==> flow/design.v <==
`timescale 1ns/1ps
module array_mult_top (
    input             clk,
    input      [15:0] a,
    input      [15:0] b,
    output reg [31:0] p
);
    reg  [15:0] a_q, b_q;
    wire [31:0] prod;
    array_multiplier u_mult (
        .in_A(a_q),
        .in_B(b_q),
        .prod_out(prod)
    );
    always @(posedge clk) begin
        a_q <= a;
        b_q <= b;
        p   <= prod;
    end
endmodule

`timescale 1ns/1ps
module array_multiplier (
    input  [15:0] in_A,
    input  [15:0] in_B,
    output [31:0] prod_out
);
    wire [15:0] pp [15:0];   
    genvar i, j;
    generate
        for (i = 0; i < 16; i = i + 1) begin : GEN_PP_ROW
            for (j = 0; j < 16; j = j + 1) begin : GEN_PP_COL
                assign pp[i][j] = in_A[j] & in_B[i];
            end
        end
    endgenerate
    wire [31:0] row_sum [15:0];
    wire [31:0] row_carry [15:0];
    assign row_sum[0]   = {16'b0, pp[0]};
    assign row_carry[0] = 32'b0;
    genvar r;
    generate
        for (r = 1; r < 16; r = r + 1) begin : ADDER_ROWS
            wire [31:0] shifted_pp = { {16 - r{1'b0}}, pp[r], {r{1'b0}} };
            adder32 ADD_STAGE (
                .in_a(row_sum[r-1]),
                .in_b(shifted_pp),
                .cin(1'b0),
                .sum(row_sum[r]),
                .cout(row_carry[r])
            );
        end
    endgenerate
    assign prod_out = row_sum[15];
endmodule
module adder32 (
    input  [31:0] in_a,
    input  [31:0] in_b,
    input         cin,
    output [31:0] sum,
    output        cout
);
    wire [31:0] carry;
    genvar k;
    full_adder FA0 (.a(in_a[0]), .b(in_b[0]), .cin(cin), .sum(sum[0]), .cout(carry[0]));
    generate
        for (k = 1; k < 32; k = k + 1) begin : FA_CHAIN
            full_adder FAi (.a(in_a[k]), .b(in_b[k]), .cin(carry[k-1]), .sum(sum[k]), .cout(carry[k]));
        end
    endgenerate
    assign cout = carry[31];
endmodule
module full_adder (
    input  a,
    input  b,
    input  cin,
    output sum,
    output cout
);
    assign sum  = a ^ b ^ cin;
    assign cout = (a & b) | (b & cin) | (a & cin);
endmodule
# From RTL to reports: array_mult_top
# The steps from the RTL of array_mult_top to its reports follow in flow order.
# Lines are those of the file above, counted from 1.
# Operators: Yosys type, input widths -> output width; for muxes data width and select width s.
# Cell names lack the library's common part.
# A cell with -- has no value.
dict set report inputs {
  top_module {array_mult_top}
  clk_port {clk}
  library {sky130hd}
  pvt_corner {tt_025C_1v80}
}

# After elaboration
# Yosys after proc, flatten, opt, wreduce and memory -nomap, before mapping. Enables and synchronous resets that opt folds into registers are not counted as muxes. Memory bits, and registers merged into a memory's read port (data or address), are not among the register bits. Print and check cells are not counted. Equal cells are merged and count once.
dict set report word_totals {
  clocked_rd_ports_x_width 0
  word_cells 1859
  in_bits 33
  rom_bits 0
  mem_count 0
  ramBits 0
  latch_bits 0
  register_bits 64
  output_inout_bits 32
}
dict set report classes {
  div 0
  n_mul 0
  muxes 0
  n_eq 0
  logic 1856
  n_addsub 0
  shifts 0
  n_reduce_logical 0
  compare 0
}
# cell count
set op_table {}
lappend op_table {{$and 1x1->1} 944}
lappend op_table {{$xor 1x1->1} 464}
lappend op_table {{$or 1x1->1} 448}

# Longest topological paths
# Yosys ltp: most cells in a row. Word level: on the elaborated netlist, between registers, memories and ports. Mapped: between sequential cells and ports; inverters and the memories' decode and read muxes count.
dict set report logic_depth {
  ltp_word 116
  abc_area 0
  ltp_mapped 80
}

# Synthesis result
# Yosys stat after the flow's synthesis: flattened, memories mapped to cells. It holds for the ABC_AREA given above (unset counts as 0); a run with the other value may have another netlist.
# cell_type count area_total_um2
set types {}
lappend types {fa_1 224 4.48E+03}
lappend types {and2_1 211 1.32E+03}
lappend types {dfxtp_1 64 1.28E+03}
lappend types {inv_1 88 330.317}
lappend types {buf_6 21 236.477}
lappend types {ha_1 16 200.192}
lappend types {nand2_1 32 120.115}
lappend types {and2_2 13 97.594}
lappend types {buf_4 11 82.579}
dict set report synth_totals {
  n_buf 32
  stdcells 680
  flip_flops 64
  yosys_area_um2 8152.8
}
# The figures by module come from a second, unflattened synthesis with its own total; it is not the netlist above.
dict set report hier_totals {
  cells_unflattened 833
  area_unflattened_um2 12792.3
}
# Each row is one instance without its submodules.
# module mod_area_um2 seq_area_um2 n_inst cells
set by_module {}
lappend by_module {full_adder 20.0 0.0 480 1}
lappend by_module {array_multiplier 1901.8 0.0 1 289}
lappend by_module {array_mult_top 1281.2 1281.2 1 64}
lappend by_module {adder32 0.0 0.0 15 0}

# Path before layout
# OpenSTA on the mapped netlist: ideal clock, no wires. The path of least setup slack (recovery checks aside). Input and output delay are each 20% of the period. Register names are those of the netlist, which keeps one name where synthesis merged equal registers.
dict set report synth_path {
  path_kind {reg-to-reg}
  start {register b_q[0]}
  end {register p[30]}
  required_time_ps 19943
  stages 55
  setup_slack_ps 566
  path_delay_ps 19434
  launch_ps 0
  tclk_ps 20000
  arrival_time_ps 19377
  setup_time_ps 57
  path_buffers 1
  synth_period_reached_ps 19434
}
# "path_delay_ps" = arrival - input delay + setup time.
# "stages": output pins that drive a net of the path, with the launching flip-flop's if there is one; two outputs of one cell count as two.
# "synth_period_reached_ps" = period - worst setup slack (recovery checks aside). The figure is calculated, with input and output delays left at 20% of the set period.
# Between the ends stands the longest chain of elaborated cells between them, by number of cells; it is not shown to be the way that was timed. Of several equally long chains one is given.
# Each line given opens the expression or statement behind the cell; cells for indexed reads and writes are added by Yosys, which also makes memories of some case tables.
dict set report synth_via {
  path_cell_list {dfxtp_1 -> buf_6 -> and2_1 -> ha_1 -> inv_1 -> fa_1 -> fa_1 -> inv_1 -> fa_1 -> fa_1 -> fa_1 -> fa_1 -> fa_1 -> fa_1 -> fa_1 -> fa_1 -> fa_1 -> fa_1 -> [... 19 more ...] -> fa_1 -> fa_1 -> fa_1 -> fa_1 -> fa_1 -> fa_1 -> fa_1 -> fa_1 -> fa_1 -> fa_1 -> fa_1 -> fa_1 -> fa_1 -> fa_1 -> fa_1 -> inv_1 -> fa_1 -> inv_1}
  elab_chain_cells 114
  cone_cells 1567
  lines_between 3
}
# item line
set synth_lines {}
lappend synth_lines {{from (decl)} 8} ;# reg  [15:0] a_q, b_q;
lappend synth_lines {{from (assign)} 17} ;# b_q <= b;
lappend synth_lines {{$and 1x1->1} 33} ;# assign pp[i][j] = in_A[j] & in_B[i];
lappend synth_lines {{$and 1x1->1 x2} 81} ;# assign cout = (a & b) | (b & cin) | (a & cin);
lappend synth_lines {{$or 1x1->1 x2} 81}
lappend synth_lines {{$and 1x1->1} 81}
lappend synth_lines {{$or 1x1->1 x2} 81}
lappend synth_lines {{$and 1x1->1} 81}
lappend synth_lines {{$or 1x1->1 x2} 81}
lappend synth_lines {{[... 93 more ...]} --}
lappend synth_lines {{$and 1x1->1} 81}
lappend synth_lines {{$or 1x1->1 x2} 81}
lappend synth_lines {{$and 1x1->1} 81}
lappend synth_lines {{$or 1x1->1 x2} 81}
lappend synth_lines {{$and 1x1->1} 81}
lappend synth_lines {{$or 1x1->1 x2} 81}
lappend synth_lines {{$xor 1x1->1} 80} ;# assign sum  = a ^ b ^ cin;
lappend synth_lines {{to (assign)} 18} ;# p   <= prod;
lappend synth_lines {{to (decl)} 6} ;# output reg [31:0] p

# Timing after layout
# From the final timing report of record 1: the path of least setup slack in the routed layout; clock arrival at registers is part of the times.
# The path's times are printed in steps of 10 ps; the period is the one set.
dict set report layout_path {
  path_kind {reg-to-reg}
  start {register b_q[1]}
  end {register p[30]}
  path_buffers 0
  tclk_ps 20000
  stages 50
  setup_time_ps 50
  arrival_time_ps 20030
  required_time_ps 20320
  launch_ps 360
  setup_slack_ps 290
}
# Between the ends stands the longest chain of elaborated cells between them, by number of cells; it is not shown to be the way that was timed. Of several equally long chains one is given.
dict set report layout_via {
  path_cell_list {dfxtp_4 -> and2_1 -> ha_1 -> inv_1 -> fa_1 -> fa_2 -> inv_1 -> fa_1 -> fa_2 -> fa_2 -> fa_2 -> fa_1 -> fa_2 -> fa_2 -> fa_1 -> fa_2 -> fa_2 -> fa_2 -> [... 14 more ...] -> fa_2 -> fa_2 -> fa_2 -> fa_1 -> fa_2 -> fa_2 -> fa_2 -> fa_2 -> fa_2 -> fa_2 -> fa_2 -> fa_2 -> fa_1 -> fa_2 -> fa_1 -> inv_1 -> fa_1 -> inv_1}
  elab_chain_cells 114
  cone_cells 1568
  lines_between 3
}
# item line
set layout_lines {}
lappend layout_lines {{from (decl)} 8} ;# reg  [15:0] a_q, b_q;
lappend layout_lines {{from (assign)} 17} ;# b_q <= b;
lappend layout_lines {{$and 1x1->1} 33} ;# assign pp[i][j] = in_A[j] & in_B[i];
lappend layout_lines {{$and 1x1->1 x2} 81} ;# assign cout = (a & b) | (b & cin) | (a & cin);
lappend layout_lines {{$or 1x1->1 x2} 81}
lappend layout_lines {{$and 1x1->1} 81}
lappend layout_lines {{$or 1x1->1 x2} 81}
lappend layout_lines {{$and 1x1->1} 81}
lappend layout_lines {{$or 1x1->1 x2} 81}
lappend layout_lines {{[... 93 more ...]} --}
lappend layout_lines {{$and 1x1->1} 81}
lappend layout_lines {{$or 1x1->1 x2} 81}
lappend layout_lines {{$and 1x1->1} 81}
lappend layout_lines {{$or 1x1->1 x2} 81}
lappend layout_lines {{$and 1x1->1} 81}
lappend layout_lines {{$or 1x1->1 x2} 81}
lappend layout_lines {{$xor 1x1->1} 80} ;# assign sum  = a ^ b ^ cin;
lappend layout_lines {{to (assign)} 18} ;# p   <= prod;
lappend layout_lines {{to (decl)} 6} ;# output reg [31:0] p

Add stored flow runs of array_mult_top

Design array_mult_top on sky130hd. What follows are 2 stored runs of the flow, each under its own settings; their order means nothing. The constraints put input and output delay at 20% of the set period each and load the outputs with 0.01 pF.
"achieved_period_ps" = clock period - worst setup slack. The figure is calculated, with input and output delays left at 20% of the set period.
By "timing.worst_path_ps" is meant the share of the clock period that the worst setup path is allowed (20% is reserved at inputs, 20% at outputs), minus its slack. Clock arrival times at its registers enter into it.
"timing.worst_path_ps" is given in steps of 10 ps.

[flow] record 1: files
==> flow/run.sh <==
#!/bin/bash
# the make line also repeats the synthesis and layout settings of config.mk as NAME=value (left out here)
make -C /OpenROAD-flow-scripts/flow DESIGN_CONFIG=/design/flow/config.mk WORK_HOME=/design/flow/orfs CLKGATE_MAP_FILE= finish
==> flow/config.mk <==
export PLATFORM = sky130hd
export DESIGN_NAME = array_mult_top
export DESIGN_NICKNAME = array_mult_top
export VERILOG_FILES = /design/flow/design.v
export SDC_FILE = /design/flow/constraint.sdc
export NUM_CORES = 4
export LEC_CHECK = 0
export CAP_MARGIN = 20
export CELL_PAD_IN_SITES_DETAIL_PLACEMENT = 2
export CORE_ASPECT_RATIO = 1.92
export CORE_MARGIN = 2
export CORE_UTILIZATION = 40
export SLEW_MARGIN = 20
==> flow/constraint.sdc <==
create_clock -name core_clock -period 20.0 [get_ports {clk}]
set_input_delay 4.0000 -clock core_clock [delete_from_list [all_inputs] [get_ports {clk}]]
set_output_delay 4.0000 -clock core_clock [all_outputs]
set_load 0.01 [all_outputs]

[flow] record 1: metrics
[metrics] setup_worst_slack_ps = 289
[metrics] timing.worst_path_ps = 19710
[metrics] critical_path_type = reg-to-reg
[metrics] synthesis_area_um2 = 8152.8
[metrics] finalUtil_frac = 0.474
[metrics] total_die_area_um2 = 21600.8
[metrics] achieved_period_ps = 19711
[metrics] tns_setup_ps = 0

[flow] record 2: files
==> flow/run.sh <==
#!/bin/bash
# the make line also repeats the synthesis and layout settings of config.mk as NAME=value (left out here)
make -C /OpenROAD-flow-scripts/flow DESIGN_CONFIG=/design/flow/config.mk WORK_HOME=/design/flow/orfs CLKGATE_MAP_FILE= finish
==> flow/config.mk <==
export PLATFORM = sky130hd
export DESIGN_NAME = array_mult_top
export DESIGN_NICKNAME = array_mult_top
export VERILOG_FILES = /design/flow/design.v
export SDC_FILE = /design/flow/constraint.sdc
export NUM_CORES = 4
export LEC_CHECK = 0
export ABC_AREA = 1
export CAP_MARGIN = 35
export CELL_PAD_IN_SITES_DETAIL_PLACEMENT = 2
export CELL_PAD_IN_SITES_GLOBAL_PLACEMENT = 3
export CORE_MARGIN = 9
export CORE_UTILIZATION = 48
export CTS_CLUSTER_DIAMETER = 262
export CTS_CLUSTER_SIZE = 98
export MAX_ROUTING_LAYER = met5
export PLACE_DENSITY = 0.56
export SETUP_SLACK_MARGIN = 0.73
export SLEW_MARGIN = 10
==> flow/constraint.sdc <==
create_clock -name core_clock -period 20.0 [get_ports {clk}]
set_input_delay 4.0000 -clock core_clock [delete_from_list [all_inputs] [get_ports {clk}]]
set_output_delay 4.0000 -clock core_clock [all_outputs]
set_load 0.01 [all_outputs]

[flow] record 2: metrics
[metrics] setup_worst_slack_ps = 79
[metrics] timing.worst_path_ps = 19920
[metrics] critical_path_type = reg-to-reg
[metrics] synthesis_area_um2 = 8811.0
[metrics] finalUtil_frac = 0.549
[metrics] total_die_area_um2 = 23557.6
[metrics] achieved_period_ps = 19921
[metrics] tns_setup_ps = 0
